==> flow/design.v <==
`default_nettype none
`timescale 1ns / 1ps
module mul #(
    WIDTH=25,   
    FBITS=20    
    )(
    input wire signed [WIDTH-1:0] a,    
    input wire signed [WIDTH-1:0] b,    
    output reg signed [WIDTH-1:0] val   
    );
    localparam IBITS = WIDTH - FBITS;     
    localparam MSB = 2*WIDTH - IBITS - 1;  
    localparam LSB = WIDTH - IBITS;        
    localparam HALF = {1'b1, {FBITS-1{1'b0}}}; 
    reg sig_diff;   
    reg signed [WIDTH-1:0] a1, b1;   
    reg signed [WIDTH-1:0] prod_t;   
    reg signed [2*WIDTH-1:0] prod;   
    reg [FBITS-1:0] rbits;           
    reg round;   
    reg even;    
    reg signed [WIDTH-1:0] u_result;    
    always @(*) begin
        sig_diff = a[WIDTH-1] ^ b[WIDTH-1];
        a1 = a[WIDTH-1] ? -a : a;    
        b1 = b[WIDTH-1] ? -b : b;    
        prod = a1 * b1;  
        prod_t = prod[MSB:LSB];  
        rbits  = prod[FBITS-1:0];  
        round  = prod[FBITS-1];    
        even  = ~prod[FBITS];      
         u_result = (round && !(even && rbits == HALF)) ? prod_t + 25'b1 : prod_t;  
         val = sig_diff ? -u_result : u_result;
        end
endmodule
`timescale 1ns / 1ps
 module random(
  output wire [31:0] out,
  input wire clk,  
  input wire reset,
  input wire request        
  ); 
  parameter [31:0] mod = 32'b1000_0000_0000_0000_0000_0000_0000_0000;  
  parameter [31:0] a = 32'd22695477;    
  parameter [31:0] c = 32'b1;            
  reg [31:0] temp;              
  reg [63:0] temp1;             
  reg [31:0] temp2;             
  reg [31:0] temp_out;          
  reg [1:0] state;              
always @(posedge clk) begin
        if(state == 2'b00)
            temp1 <= temp * a + c;   
        else if(state == 2'b01)
            temp2 <= temp1 % mod;    
end
always @(posedge clk or posedge reset) begin
        if (reset) begin
            temp <= 32'd13;
            state <= 2'b00;
            temp_out <= 32'd0;
        end
        else begin
            if(state == 2'b00) begin 
                state <= 2'b01;
            end
            else if(state == 2'b01) begin
                state <= 2'b10;
            end
            else begin
                temp <= temp2;         
                if(request) 
                    state <= 2'b00;    
            end
            if (request)
                temp_out <= temp2;
        end
end
assign out = temp_out;
 endmodule
`default_nettype none
`timescale 1ns / 1ps
module barnsley #(
    FP_WIDTH=25,    
    FP_INT=5       
    ) (
    input  wire clk,                                     
    input wire reset,                                    
    output wire [19:0] iter_max,                          
    input wire iter_change,                              
    output reg done,                                     
    output wire complete,                                
    output reg signed [FP_WIDTH-1:0] xn,                 
    output reg signed [FP_WIDTH-1:0] yn
    );
    reg signed [FP_WIDTH-1:0] mul_a_1, mul_b_1, mul_a_2, mul_b_2;
    wire signed [FP_WIDTH-1:0] mul_val_1, mul_val_2;
    mul #(.WIDTH(FP_WIDTH), .FBITS(FP_WIDTH - FP_INT)) mul_inst_0 (
        /*verilator lint_on PINCONNECTEMPTY*/
        .a(mul_a_1),
        .b(mul_b_1),
        .val(mul_val_1)
    );
    mul #(.WIDTH(FP_WIDTH), .FBITS(FP_WIDTH - FP_INT)) mul_inst_1 (
        /*verilator lint_on PINCONNECTEMPTY*/
        .a(mul_a_2),
        .b(mul_b_2),
        .val(mul_val_2)
    );
    wire [31:0] random_out;
    random random_inst(.out(random_out), .clk(clk), .reset(reset), .request(done) );
    reg [19:0] n;
    reg signed [FP_WIDTH-1:0] x;
    reg signed [FP_WIDTH-1:0] y;
    reg [3:0] state;  
    reg [19:0] iter_value;
    reg iter_reg;
    wire iter_button;
    always @(posedge clk) 
    begin
        iter_reg <= iter_change;
    end
    assign iter_button = iter_change & ~iter_reg;
    localparam signed [FP_WIDTH-1:0] FP_0_16 = 25'b0000000101000111101011100;  
    localparam signed [FP_WIDTH-1:0] FP_0_15 = 25'b0000000100110011001100110;  
    localparam signed [FP_WIDTH-1:0] NFP_0_15 = 25'b1111111011001100110011010;  
    localparam signed [FP_WIDTH-1:0] FP_0_85 = 25'b0000011011001100110011001;  
    localparam signed [FP_WIDTH-1:0] FP_0_04 = 25'b0000000001010001111010111;   
    localparam signed [FP_WIDTH-1:0] NFP_0_04 = 25'b1111110011001100110011010;  
    localparam signed [FP_WIDTH-1:0] FP_0_2  = 25'b0000000110011001100110011;   
    localparam signed [FP_WIDTH-1:0] FP_0_23 = 25'b0000000111010111000010100;  
    localparam signed [FP_WIDTH-1:0] FP_0_22 = 25'b0000000111000010100011110;  
    localparam signed [FP_WIDTH-1:0] FP_0_24 = 25'b0000000111101011100001010;  
    localparam signed [FP_WIDTH-1:0] FP_0_26 = 25'b0000001000010100011110101;  
    localparam signed [FP_WIDTH-1:0] NFP_0_26 = 25'b1111110111101011100001011; 
    localparam signed [FP_WIDTH-1:0] FP_0_28 = 25'b0000001000111101011100001;  
    localparam signed [FP_WIDTH-1:0] FP_1_5  = 25'b0000110000000000000000000;  
    assign complete = (n >= iter_value);
    always @(posedge clk or posedge reset) 
    begin
        if (reset) 
            begin
                x <= 0;  y <= 0;
                xn <= 0; yn <= 0;
                n <= 0;  done <= 0;
                state <= 0;
                iter_value <= 1000;
            end
        else if (iter_button) 
            begin
                done <= 0;
                if (iter_value < 10000)
                    iter_value <= iter_value + 3000; 
            end
        else if (complete)
            done <= 0;
        else
            begin
                case (state)
                    4'b0000: 
                    begin
                        done <= 0;
                        state <= 4'b0001;
                    end
                    4'b0001: 
                    begin
                        done <= 0;
                        if (random_out < 32'd21474836)
                                xn <= 0;
                        else if (random_out < 32'd1846835936)
                            begin 
                                mul_a_1 <= x;
                                mul_b_1 <= FP_0_85;  
                                mul_a_2 <= y;
                                mul_b_2 <= FP_0_04;  
                            end
                        else if (random_out < 32'd1997159792)
                            begin 
                                mul_a_1 <= x;
                                mul_b_1 <= FP_0_2;  
                                mul_a_2 <= y;
                                mul_b_2 <= (FP_0_26);  
                            end
                        else 
                            begin
                                mul_a_1 <= x;
                                mul_b_1 <= (FP_0_15);  
                                mul_a_2 <= y;
                                mul_b_2 <= FP_0_28;  
                            end
                        state <= 4'b0010;
                    end
                    4'b0010: 
                    begin
                        done <= 0;
                        if (random_out < 32'd21474836)
                                xn <= 0;
                        else if (random_out < 32'd1846835936)
                            begin
                                xn <= mul_val_1 + mul_val_2; 
                            end
                        else if (random_out < 32'd1997159792)
                            begin 
                                xn <= mul_val_1 - mul_val_2; 
                            end
                        else 
                            begin
                                xn <= -mul_val_1 + mul_val_2;
                            end
                        state <= 4'b0011;
                    end
                    4'b0011: 
                    begin
                        done <= 0;
                        if (random_out < 32'd21474836)
                            begin
                                mul_a_1 <= FP_0_16;  
                                mul_b_1 <= y; 
                            end
                        else if (random_out < 32'd1846835936)
                            begin 
                                mul_a_1 <= x;
                                mul_b_1 <= (FP_0_04);  
                                mul_a_2 <= y;
                                mul_b_2 <= FP_0_85;  
                            end
                        else if (random_out < 32'd1997159792)
                            begin 
                                mul_a_1 <= x;
                                mul_b_1 <= FP_0_23;  
                                mul_a_2 <= y;
                                mul_b_2 <= FP_0_22;  
                            end
                        else 
                            begin
                                mul_a_1 <= x;
                                mul_b_1 <= FP_0_26;  
                                mul_a_2 <= y;
                                mul_b_2 <= FP_0_24;  
                            end
                        state <= 4'b0100;
                    end 
                    4'b0100: 
                    begin
                        done <= 0;
                        if (random_out < 32'd21474836)
                            begin
                                yn <= mul_val_1;
                            end
                        else if (random_out < 32'd1846835936) 
                            begin 
                                yn <= -mul_val_1 + mul_val_2 + FP_1_5;
                            end
                        else if (random_out < 32'd1997159792)
                            begin 
                                yn <= mul_val_1 + mul_val_2 + FP_1_5;
                            end
                        else 
                            begin
                                yn <= mul_val_1 + mul_val_2;
                            end
                        state <= 4'b0101;
                    end                     
                    4'b0101:
                    begin
                        x <= xn;
                        y <= yn;
                        n <= n + 1;
                        done <= 1;
                        state <= 4'b0000;
                    end
                endcase
            end
    end
    assign iter_max = iter_value;
endmodule
From RTL to reports: barnsley --
What the tools print for barnsley, step after step. Lines are those of the file above, counted from 1. Operators carry their Yosys type and port widths (W data, S select, Z words). Library cell names are shortened. A cell with n/a has no value.
Inputs: design top barnsley, clock input clk, standard-cell library sky130hd, timing corner tt_025C_1v80

Word level --
Yosys after proc, flatten, opt, wreduce and memory -nomap, before mapping. Memory bits, and registers merged into a memory's read port (data or address), are not among the register bits. Print and check cells are not counted.
Storage and ports: bits in registers 372, latch bits 0, bits in writable memories 0, memory bits (read-only) 0, clocked read ports x word width 0, memories 0, bits of input ports 3, output and inout bits 72, word-level cells 133
Operators by class: $add $sub $neg 17, $mul 3, div/mod/pow operators 0, $lt $le $gt $ge 5, equal/unequal tests 12, shift operators 0, mux-type cells 42, bitwise logic cells 11, reductions and logical operators 25
Operator list (number):
- $mul A25 B25 Y45 | 2
- $mul A31 B25 Y31 const B | 1
- $mux W25 | 23
- $pmux W25 S2 | 4
- $neg A25 Y25 | 7
- $lt A31 B31 Y1 const B | 2
- $mux W19 | 3
- $add A25 B1 Y25 const B | 2
- $add A25 B22 Y25 const B | 2
- $add A25 B25 Y25 | 2
- $eq A20 B20 Y1 const B | 2
- $mux W20 | 2
- $add A31 B1 Y31 const B | 1
- $lt A31 B25 Y1 const B | 1
- $mux W15 | 2
- $sub A25 B25 Y25 | 1
- $pmux W4 S6 | 1
- $add A20 B1 Y20 const B | 1
- $add A20 B12 Y20 const B | 1
- $lt A20 B14 Y1 const B | 1
- $ge A20 B20 Y1 | 1
- $mux W17 | 1
- $reduce_and A5 Y1 | 2
- $reduce_and A3 Y1 | 3
- $not A1 Y1 | 8
- $ne A2 B2 Y1 const B | 4
- $eq A4 B2 Y1 const B | 2
- $eq A4 B3 Y1 const B | 2
Other operator kinds: 20; their cells: 31.

Depth --
Depth = most cells in a row (Yosys ltp): at word level without a register or memory, in the mapped netlist without a sequential cell, where the memories' decode and read muxes count.
Logic depth: word-level depth 16, ABC_AREA 0, depth in mapped cells 60, depth with buffers taken out 56

After synthesis --
The flow's flattened synthesis, as Yosys stat reports it; memories are mapped. The netlist is that of the ABC_AREA named above (0 if unset); the other value can give another one. Totals and module areas in this step are rounded.
Cell types:
- fa_1 | number 1264, area in all 2.53E+04 um^2
- ha_1 | number 564, area in all 7.06E+03 um^2
- inv_1 | number 1675, area in all 6287.28 um^2
- dfrtp_1 | number 196, area in all 4.9E+03 um^2
- edfxtp_1 | number 151, area in all 4.53E+03 um^2
- xnor2_1 | number 290, area in all 2.54E+03 um^2
- nand2_1 | number 648, area in all 2.43E+03 um^2
- nor2_1 | number 519, area in all 1.95E+03 um^2
- and2_1 | number 265, area in all 1657.84 um^2
- mux2_2 | number 103, area in all 1.16E+03 um^2
- xor2_1 | number 116, area in all 1.02E+03 um^2
- o21ai_0 | number 198, area in all 990.95 um^2
- a21oi_1 | number 193, area in all 965.926 um^2
- clkbuf_1 | number 251, area in all 942.154 um^2
- a21o_1 | number 68, area in all 510.49 um^2
- nor3_1 | number 71, area in all 355.341 um^2
- nand2b_1 | number 56, area in all 350.336 um^2
- nor2b_1 | number 51, area in all 319.056 um^2
Not listed: further types 90, cells in them 790.
Synthesis totals: standard cells after synthesis 7469, chip area (Yosys) 69400 um^2, flip-flop cells 359, buffer cells 282
The figures by module come from a second, unflattened synthesis with its own total; it is not the netlist above.
Second synthesis, totals: cell total of the unflattened synthesis 8403, area (unflattened synthesis) 75900 um^2
Each row is one instance without its submodules.
By module:
- mul | times used 2, cells 2875, area 24600 um^2
- barnsley | times used 1, cells 1598, area 14500 um^2
- random | times used 1, cells 1055, area 12200 um^2

Path before layout --
OpenSTA on the mapped netlist: ideal clock, no wires. The path of least setup slack (recovery checks aside). Input and output delay are each 20% of the period. Register names are those of the netlist, which keeps one name where synthesis merged equal registers.
Path after synthesis: kind register -> register, start point reg mul_b_1[2], end point reg yn[24], clock period 15.0 ns, launch time at the first pin 0.000 ns, arrival time 13.507 ns, data required time 14.860 ns, setup slack 1.353 ns, path delay 13.647 ns, stages on the path 54, synthesis period reached 13.647 ns
"path delay" is the arrival time less input delay plus setup time. "stages on the path" counts driving pins, that of a launching flip-flop among them; a cell with two outputs on the path counts twice. "synthesis period reached" = period - worst setup slack (recovery checks aside). The figure is calculated, with input and output delays left at 20% of the set period. Between the ends stands the longest chain of elaborated cells between them, by number of cells; it is not shown to be the way that was timed. Of several equally long chains one is given. Each line given opens the expression or statement behind the cell; cells for indexed reads and writes are added by Yosys, which also makes memories of some case tables. At most two assigning lines are given for a register; there are more.
Between the ends, after synthesis: cells stage by stage edfxtp_1 > or3_1 > nand2b_1 > or4_1 > o41ai_1 > nand2b_1 > o21ai_0 > xor2_1 > clkbuf_1 > nor2_1 > fa_1 > inv_1 > fa_1 > inv_1 > fa_1 > inv_1 > fa_1 > inv_1 > [18 not listed] > o21ai_0 > a21oi_1 > mux2i_1 > xor2_1 > ha_1 > clkbuf_1 > inv_1 > nand3_1 > o211ai_1 > a31oi_1 > a2111oi_0 > nor2_1 > o311ai_0 > nor3b_1 > xnor2_1 > xnor3_1 > nand3_1 > o311ai_1, cells in the longest elaborated chain 15, elaborated cells between the ends (all ways) 20, those cells by class 8 x add/sub; 1 x mul; 1 x eq/ne; 6 x mux; 1 x logic; 3 x reduce/logical
Ends and longest elaborated chain, after synthesis:
- start, declared | line 96 | reg signed [FP_WIDTH-1:0] mul_a_1, mul_b_1, mul_a_2, mul_b_2;
- start, assigned | line 187 | mul_b_1 <= (FP_0_15);
- start, assigned | line 218 | mul_b_1 <= y;
- $neg A25 Y25 | line 26 | b1 = b[WIDTH-1] ? -b : b;
- $mux W25 | line 26
- $mul A25 B25 Y45 | line 27 | prod = a1 * b1;
- $not A1 Y1 | line 31 | even  = ~prod[FBITS];
- $logic_and A1 B1 Y1 | line 32 | u_result = (round && !(even && rbits == HALF)) ? prod_t + 25'b1 : prod_t;
- $logic_not A1 Y1 | line 32
- $logic_and A1 B1 Y1 | line 32
- $mux W25 | line 32
- $neg A25 Y25 | line 33 | val = sig_diff ? -u_result : u_result;
- $mux W25 | line 33
- $neg A25 Y25 | line 252 | yn <= -mul_val_1 + mul_val_2 + FP_1_5;
- $add A25 B25 Y25 | line 252
- $add A25 B22 Y25 | line 252
- $mux W25 | line 250 | else if (random_out < 32'd1846835936)
- $mux W25 | line 246 | if (random_out < 32'd21474836)
- end, assigned | line 248 | yn <= mul_val_1;
- end, assigned | line 252
- end, declared | line 94 | output reg signed [FP_WIDTH-1:0] yn

Timing after layout --
Path of least setup slack in the final report of stored run 1 (OpenROAD, finished layout, wires in). Where an end is a register, its clock arrival counts in the times.
Path post-layout: kind register -> register, start point reg mul_b_1[1], end point reg yn[24], clock period 11.5 ns, launch time at the first pin 0.61 ns, arrival time 13.46 ns, data required time 12.03 ns, setup slack -1.44 ns, stages on the path 53
Between the ends stands the longest chain of elaborated cells between them, by number of cells; it is not shown to be the way that was timed. Of several equally long chains one is given. At most two assigning lines are given for a register; there are more.
Between the ends, post-layout: cells stage by stage edfxtp_1 > or3_4 > nand2b_4 > or4_4 > o41ai_4 > nand2b_1 > buf_4 > buf_4 > o31ai_1 > buf_4 > xor2_1 > buf_4 > nor2_1 > fa_1 > fa_1 > fa_1 > fa_1 > fa_1 > [17 not listed] > buf_4 > nand4_1 > o21ai_2 > xnor2_2 > inv_1 > ha_4 > nand2_1 > or4_4 > nor2_4 > a31oi_1 > o21a_1 > xnor2_2 > o21a_1 > a311oi_1 > or3_1 > mux2i_1 > xnor2_1 > o311ai_1, cells in the longest elaborated chain 15, elaborated cells between the ends (all ways) 20, those cells by class 8 x add/sub; 1 x mul; 1 x eq/ne; 6 x mux; 1 x logic; 3 x reduce/logical
Ends and longest elaborated chain, post-layout:
- start, declared | line 96 | reg signed [FP_WIDTH-1:0] mul_a_1, mul_b_1, mul_a_2, mul_b_2;
- start, assigned | line 187 | mul_b_1 <= (FP_0_15);
- start, assigned | line 218 | mul_b_1 <= y;
- $neg A25 Y25 | line 26 | b1 = b[WIDTH-1] ? -b : b;
- $mux W25 | line 26
- $mul A25 B25 Y45 | line 27 | prod = a1 * b1;
- $not A1 Y1 | line 31 | even  = ~prod[FBITS];
- $logic_and A1 B1 Y1 | line 32 | u_result = (round && !(even && rbits == HALF)) ? prod_t + 25'b1 : prod_t;
- $logic_not A1 Y1 | line 32
- $logic_and A1 B1 Y1 | line 32
- $mux W25 | line 32
- $neg A25 Y25 | line 33 | val = sig_diff ? -u_result : u_result;
- $mux W25 | line 33
- $neg A25 Y25 | line 252 | yn <= -mul_val_1 + mul_val_2 + FP_1_5;
- $add A25 B25 Y25 | line 252
- $add A25 B22 Y25 | line 252
- $mux W25 | line 250 | else if (random_out < 32'd1846835936)
- $mux W25 | line 246 | if (random_out < 32'd21474836)
- end, assigned | line 248 | yn <= mul_val_1;
- end, assigned | line 252
- end, declared | line 94 | output reg signed [FP_WIDTH-1:0] yn

Memo
Re: implementation data of barnsley

barnsley through Yosys and OpenROAD on sky130hd: 3 stored runs, unordered, with their settings and measured results. The constraints put input and output delay at 20% of the set period each and load the outputs with 0.01 pF.
"clock period achieved" means the clock period less the worst setup slack. The figure is calculated, with input and output delays left at 20% of the set period.
The measured numbers are rounded.

[stored run 1] flow files
==> flow/run.sh <==
#!/bin/bash
# the make line also repeats the synthesis and layout settings of config.mk as NAME=value (left out here)
make -C /OpenROAD-flow-scripts/flow DESIGN_CONFIG=/design/flow/config.mk WORK_HOME=/design/flow/orfs CLKGATE_MAP_FILE= finish
==> flow/config.mk <==
export PLATFORM = sky130hd
export DESIGN_NAME = barnsley
export DESIGN_NICKNAME = barnsley
export VERILOG_FILES = /design/flow/design.v
export SDC_FILE = /design/flow/constraint.sdc
export NUM_CORES = 4
export LEC_CHECK = 0
export CAP_MARGIN = 20
export CORE_MARGIN = 2
export CORE_UTILIZATION = 40
export GPL_ROUTABILITY_DRIVEN = 0
export PLACE_DENSITY_LB_ADDON = 0.04
export SLEW_MARGIN = 20
==> flow/constraint.sdc <==
create_clock -name core_clock -period 11.5 [get_ports {clk}]
set_input_delay 2.3000 -clock core_clock [delete_from_list [all_inputs] [get_ports {clk}]]
set_output_delay 2.3000 -clock core_clock [all_outputs]
set_load 0.01 [all_outputs]

[stored run 1] result: synthesis area 69400 um^2; area inside the die boundary 177000 um^2; standard-cell area after routing 88800 um^2; post-route utilization 51.7%; setup slack of the worst path -1.44 ns; final setup TNS -21.0 ns; clock period achieved 12.935 ns

[stored run 2] flow files
==> flow/run.sh <==
#!/bin/bash
# the make line also repeats the synthesis and layout settings of config.mk as NAME=value (left out here)
make -C /OpenROAD-flow-scripts/flow DESIGN_CONFIG=/design/flow/config.mk WORK_HOME=/design/flow/orfs CLKGATE_MAP_FILE= finish
==> flow/config.mk <==
export PLATFORM = sky130hd
export DESIGN_NAME = barnsley
export DESIGN_NICKNAME = barnsley
export VERILOG_FILES = /design/flow/design.v
export SDC_FILE = /design/flow/constraint.sdc
export NUM_CORES = 4
export LEC_CHECK = 0
export ABC_AREA = 0
export CAP_MARGIN = 20
export CORE_ASPECT_RATIO = 0.99
export CORE_MARGIN = 2
export CORE_UTILIZATION = 49
export PLACE_DENSITY_LB_ADDON = 0.23
export SLEW_MARGIN = 0
export TNS_END_PERCENT = 70
==> flow/constraint.sdc <==
create_clock -name core_clock -period 14.6 [get_ports {clk}]
set_input_delay 2.9200 -clock core_clock [delete_from_list [all_inputs] [get_ports {clk}]]
set_output_delay 2.9200 -clock core_clock [all_outputs]
set_load 0.01 [all_outputs]

[stored run 2] result: synthesis area 69400 um^2; area inside the die boundary 145000 um^2; standard-cell area after routing 75200 um^2; post-route utilization 53.5%; setup slack of the worst path 0.621 ns; final setup TNS 0.000 ns; clock period achieved 13.979 ns

[stored run 3] flow files
==> flow/run.sh <==
#!/bin/bash
# the make line also repeats the synthesis and layout settings of config.mk as NAME=value (left out here)
make -C /OpenROAD-flow-scripts/flow DESIGN_CONFIG=/design/flow/config.mk WORK_HOME=/design/flow/orfs CLKGATE_MAP_FILE= finish
==> flow/config.mk <==
export PLATFORM = sky130hd
export DESIGN_NAME = barnsley
export DESIGN_NICKNAME = barnsley
export VERILOG_FILES = /design/flow/design.v
export SDC_FILE = /design/flow/constraint.sdc
export NUM_CORES = 4
export LEC_CHECK = 0
export CAP_MARGIN = 35
export CELL_PAD_IN_SITES_GLOBAL_PLACEMENT = 1
export CORE_ASPECT_RATIO = 1.91
export CORE_MARGIN = 2
export CORE_UTILIZATION = 26
export CTS_CLUSTER_DIAMETER = 235
export CTS_CLUSTER_SIZE = 89
export GPL_ROUTABILITY_DRIVEN = 1
export HOLD_SLACK_MARGIN = 0.24
export MIN_ROUTING_LAYER = met2
export PLACE_DENSITY_LB_ADDON = 0.04
export SLEW_MARGIN = 15
export TNS_END_PERCENT = 60
==> flow/constraint.sdc <==
create_clock -name core_clock -period 11.5 [get_ports {clk}]
set_input_delay 2.3000 -clock core_clock [delete_from_list [all_inputs] [get_ports {clk}]]
set_output_delay 2.3000 -clock core_clock [all_outputs]
set_load 0.01 [all_outputs]

[stored run 3] result: synthesis area 69400 um^2; area inside the die boundary 271000 um^2; standard-cell area after routing 92500 um^2; post-route utilization 34.8%; setup slack of the worst path -1.82 ns; final setup TNS -34.2 ns; clock period achieved 13.321 ns
